==> flow/design.v <==
`timescale 1ns/1ps
module dut #(
    parameter int DATAW = 16
)(
    input  wire                 clk,
    input  wire                 rst_n,
    input  wire                 in_valid,
    output wire                 in_ready,
    input  wire signed [DATAW-1:0] in_data,
    output reg                  out_valid,
    input  wire                 out_ready,
    output reg signed [2*DATAW-1:0] out_data
);
    assign in_ready = rst_n && (!out_valid || out_ready);
    always @(posedge clk or negedge rst_n) begin
        if (!rst_n) begin
            out_valid <= 1'b0;
            out_data  <= '0;
        end else begin
            if (in_valid && in_ready) begin
                out_data  <= in_data * in_data;  
                out_valid <= 1'b1;
            end else if (out_valid && out_ready) begin
                out_valid <= 1'b0;
            end
        end
    end
endmodule
# Step by step through the tools: dut
# Tool output for the design above, in the order of the flow.
# Lines are those of the file above, counted from 1.
design:
  top: "dut"
  clock_port: "clk"
  cell_library: "sky130hd"
  lib_corner: "tt_025C_1v80"

# Word level
# Source: Yosys, flattened and elaborated, memories not mapped. Widths are those after wreduce. Registers that Yosys merges into a memory's read port (data or address) are not register bits. Print and check cells do not count. Equal cells are merged and count once.
word_totals:
  word_cells: 11
  regBits: 33
classes:
  n_mux: 2
  n_reduce_logical: 6
  n_mul: 1
ops:
  columns: ["operator", "n"]
  rows:
  - ["16-bit by 16-bit multiplier with 32-bit output", 1]
  - ["1-bit logical AND", 3]
  - ["2-bit nonzero test", 1]
  - ["1-bit 2-to-1 mux", 2]
  - ["1-bit logical OR", 1]
  - ["1-bit zero test", 1]

# Depth
# Longest topological path by Yosys (ltp), each cell counted once; first at word level (registers and memories cut), then after technology mapping (sequential cells cut; the memories' decode and read muxes count).
logic_depth:
  depth_word: 5
  ABC_AREA: 0
  ltp_mapped: 24

# After synthesis
# Yosys stat after the flow's synthesis: flattened, memories mapped to cells. It holds for the ABC_AREA given above (unset counts as 0); a run with the other value may have another netlist.
# Totals and module areas in this step are rounded.
synth_totals:
  yosys_area_um2: 10290
  stdcells: 1138
  ffs: 32
  n_buf: 37
by_type:
  columns: ["cell", "n"]
  rows:
  - ["sky130_fd_sc_hd__fa_1", 233]
  - ["sky130_fd_sc_hd__inv_1", 329]
  - ["sky130_fd_sc_hd__ha_1", 89]
  - ["sky130_fd_sc_hd__dfrtp_1", 32]
  - ["sky130_fd_sc_hd__nand2_1", 125]
  - ["sky130_fd_sc_hd__and2_1", 43]
  - ["sky130_fd_sc_hd__xnor2_1", 28]
  - ["sky130_fd_sc_hd__nor2_1", 41]
  - ["sky130_fd_sc_hd__o21ai_0", 29]
  - ["sky130_fd_sc_hd__clkbuf_1", 31]
  - ["sky130_fd_sc_hd__xor2_1", 13]
  - ["sky130_fd_sc_hd__a21oi_1", 22]
  - ["sky130_fd_sc_hd__a211oi_1", 9]
  - ["sky130_fd_sc_hd__a21o_1", 8]
  - ["sky130_fd_sc_hd__o21ai_1", 12]
  - ["sky130_fd_sc_hd__o21bai_1", 6]
  - ["sky130_fd_sc_hd__a31oi_1", 7]
  - ["sky130_fd_sc_hd__nand2b_1", 7]
# Not listed: further types 38, cells in them 74.

# Timing after synthesis
# Path of least setup slack by OpenSTA after synthesis, without wires, with an ideal clock, recovery checks aside; 20% of the period is set as input and as output delay. Where synthesis merged equal registers, the netlist keeps one of their names.
synth_timing:
  path_kind: "input to register"
  startpoint: "input port in_data[15]"
  endpoint: "register out_data[30]"
  path_delay_ns: 5.729
  period_ns: 7.5
  required_ns: 7.377
  arrival_time_ns: 7.106
  slack_ns: 0.271
  in_delay_ns: 1.500
  path_buffers: 2
  stages: 22
  launch_ns: 1.500
  synth_period_reached_ns: 7.229
# "path_delay_ns" = arrival - input delay + setup time.
# "stages" counts driving pins, that of a launching flip-flop among them; a cell with two outputs on the path counts twice.
# "synth_period_reached_ns" is the clock period less the worst setup slack; recovery checks do not enter. This is arithmetic on one report: input and output delays are still those of the set period (20% each).
# The rows between start and end are the longest chain of elaborated cells between them; the timing report does not say that the signal goes this way. Where chains are equally long, one stands for them.
# Each line given opens the expression or statement behind the cell; cells for indexed reads and writes are added by Yosys, which also makes memories of some case tables.
synth_between:
  path_cell_list: "sky130_fd_sc_hd__clkbuf_1 sky130_fd_sc_hd__clkbuf_1 sky130_fd_sc_hd__nand2_1 sky130_fd_sc_hd__fa_1 sky130_fd_sc_hd__inv_1 sky130_fd_sc_hd__fa_1 sky130_fd_sc_hd__inv_1 sky130_fd_sc_hd__fa_1 sky130_fd_sc_hd__fa_1 sky130_fd_sc_hd__inv_1 sky130_fd_sc_hd__fa_1 sky130_fd_sc_hd__inv_1 sky130_fd_sc_hd__fa_1 sky130_fd_sc_hd__inv_1 sky130_fd_sc_hd__ha_1 sky130_fd_sc_hd__a21oi_1 sky130_fd_sc_hd__o21bai_1 sky130_fd_sc_hd__a21o_1 sky130_fd_sc_hd__a41o_1 sky130_fd_sc_hd__a311oi_1 sky130_fd_sc_hd__xor2_1 sky130_fd_sc_hd__o21ai_1"
  elab_chain_cells: 1
  cone_cells: 1
  lines_between: 1
  classes_between: "1 x mul"
synth_lines:
  columns: ["item", "line_no", "rtl"]
  rows:
  - ["start, declared", 9, "input  wire signed [DATAW-1:0] in_data,"]
  - ["16-bit by 16-bit multiplier with 32-bit output", 21, "out_data  <= in_data * in_data;"]
  - ["end, assigned", 18, "out_data  <= '0;"]
  - ["end, assigned", 21, null]
  - ["end, declared", 12, "output reg signed [2*DATAW-1:0] out_data"]

# Worst path after layout
# From the final timing report of job 3: the path of least setup slack in the routed layout; clock arrival at registers is part of the times.
layout_timing:
  path_kind: "input to register"
  startpoint: "input port in_data[5]"
  endpoint: "register out_data[31]"
  period_ns: 4.15
  in_delay_ns: 0.83
  arrival_time_ns: 6.00
  path_buffers: 4
  slack_ns: -1.66
  required_ns: 4.33
  launch_ns: 0.83
  stages: 23
# The rows between start and end are the longest chain of elaborated cells between them; the timing report does not say that the signal goes this way. Where chains are equally long, one stands for them.
layout_between:
  path_cell_list: "sky130_fd_sc_hd__buf_12 sky130_fd_sc_hd__buf_6 sky130_fd_sc_hd__and2_4 sky130_fd_sc_hd__fa_1 sky130_fd_sc_hd__inv_1 sky130_fd_sc_hd__fa_1 sky130_fd_sc_hd__fa_1 sky130_fd_sc_hd__inv_1 sky130_fd_sc_hd__fa_1 sky130_fd_sc_hd__fa_1 sky130_fd_sc_hd__inv_1 sky130_fd_sc_hd__fa_1 sky130_fd_sc_hd__inv_2 sky130_fd_sc_hd__ha_4 sky130_fd_sc_hd__buf_6 sky130_fd_sc_hd__a21oi_2 sky130_fd_sc_hd__o21a_1 sky130_fd_sc_hd__o21ai_4 sky130_fd_sc_hd__or2_4 sky130_fd_sc_hd__nand4_1 sky130_fd_sc_hd__buf_4 sky130_fd_sc_hd__a31oi_2 sky130_fd_sc_hd__o31ai_1"
  elab_chain_cells: 1
  cone_cells: 1
  lines_between: 1
  classes_between: "1 x mul"
layout_lines:
  columns: ["item", "line_no", "rtl"]
  rows:
  - ["start, declared", 9, "input  wire signed [DATAW-1:0] in_data,"]
  - ["16-bit by 16-bit multiplier with 32-bit output", 21, "out_data  <= in_data * in_data;"]
  - ["end, assigned", 18, "out_data  <= '0;"]
  - ["end, assigned", 21, null]
  - ["end, declared", 12, "output reg signed [2*DATAW-1:0] out_data"]

# Settings and measured results of 3 stored flow runs for module dut (sky130hd), not sorted in any way. The constraints put input and output delay at 20% of the set period each and load the outputs with 0.01 pF.
# "achievedPeriod_ns" = clock period - worst setup slack. The figure is calculated, with input and output delays left at 20% of the set period.
# "worstPathTime_ns" means the part of the period allowed to the worst setup path (the constraints hold back 20% at inputs and 20% at outputs) less its slack; where the path has registers, the arrival times of their clocks count too.
# Values from the reports are rounded here.
runs:
  - name: "job 1"
    settings:
      CAP_MARGIN: 5
      CELL_PAD_IN_SITES_DETAIL_PLACEMENT: 2
      CELL_PAD_IN_SITES_GLOBAL_PLACEMENT: 3
      CORE_MARGIN: 7
      CORE_UTILIZATION: 40
      PLACE_DENSITY: 0.6
      period_ns: 4.27
      SLEW_MARGIN: 20
    outcome: "no results, clock tree synthesis failed with DPL-0033"
  - name: "job 2"
    settings:
      CELL_PAD_IN_SITES_DETAIL_PLACEMENT: 2
      CORE_UTILIZATION: 52
      CTS_CLUSTER_DIAMETER: 319
      GPL_ROUTABILITY_DRIVEN: 1
      MAX_ROUTING_LAYER: "met5"
      PLACE_DENSITY_LB_ADDON: 0.08
      TNS_END_PERCENT: 55
      period_ns: 13.0
      CAP_MARGIN: 20
      CORE_MARGIN: 2
      SLEW_MARGIN: 20
    outcome: "no results, placement failed with DPL-0033"
  - name: "job 3"
    settings:
      CAP_MARGIN: 35
      CELL_PAD_IN_SITES_GLOBAL_PLACEMENT: 0
      CORE_ASPECT_RATIO: 0.85
      CORE_MARGIN: 9
      CORE_UTILIZATION: 33
      CTS_CLUSTER_DIAMETER: 149
      PLACE_DENSITY_LB_ADDON: 0.16
      SLEW_MARGIN: 40
      period_ns: 4.15
    results:
      ys_area_um2: 10290
      total_die_area_um2: 37870
      final_cell_area_um2: 15090
      layout_utilization_frac: 0.493
      setup_worst_slack_ns: -1.662
      tns_setup_ns: -34.02
      hold_ws_ns: 0.478
      achievedPeriod_ns: 5.812
      worstPathTime_ns: 4.98
      path_kind: "input to register"
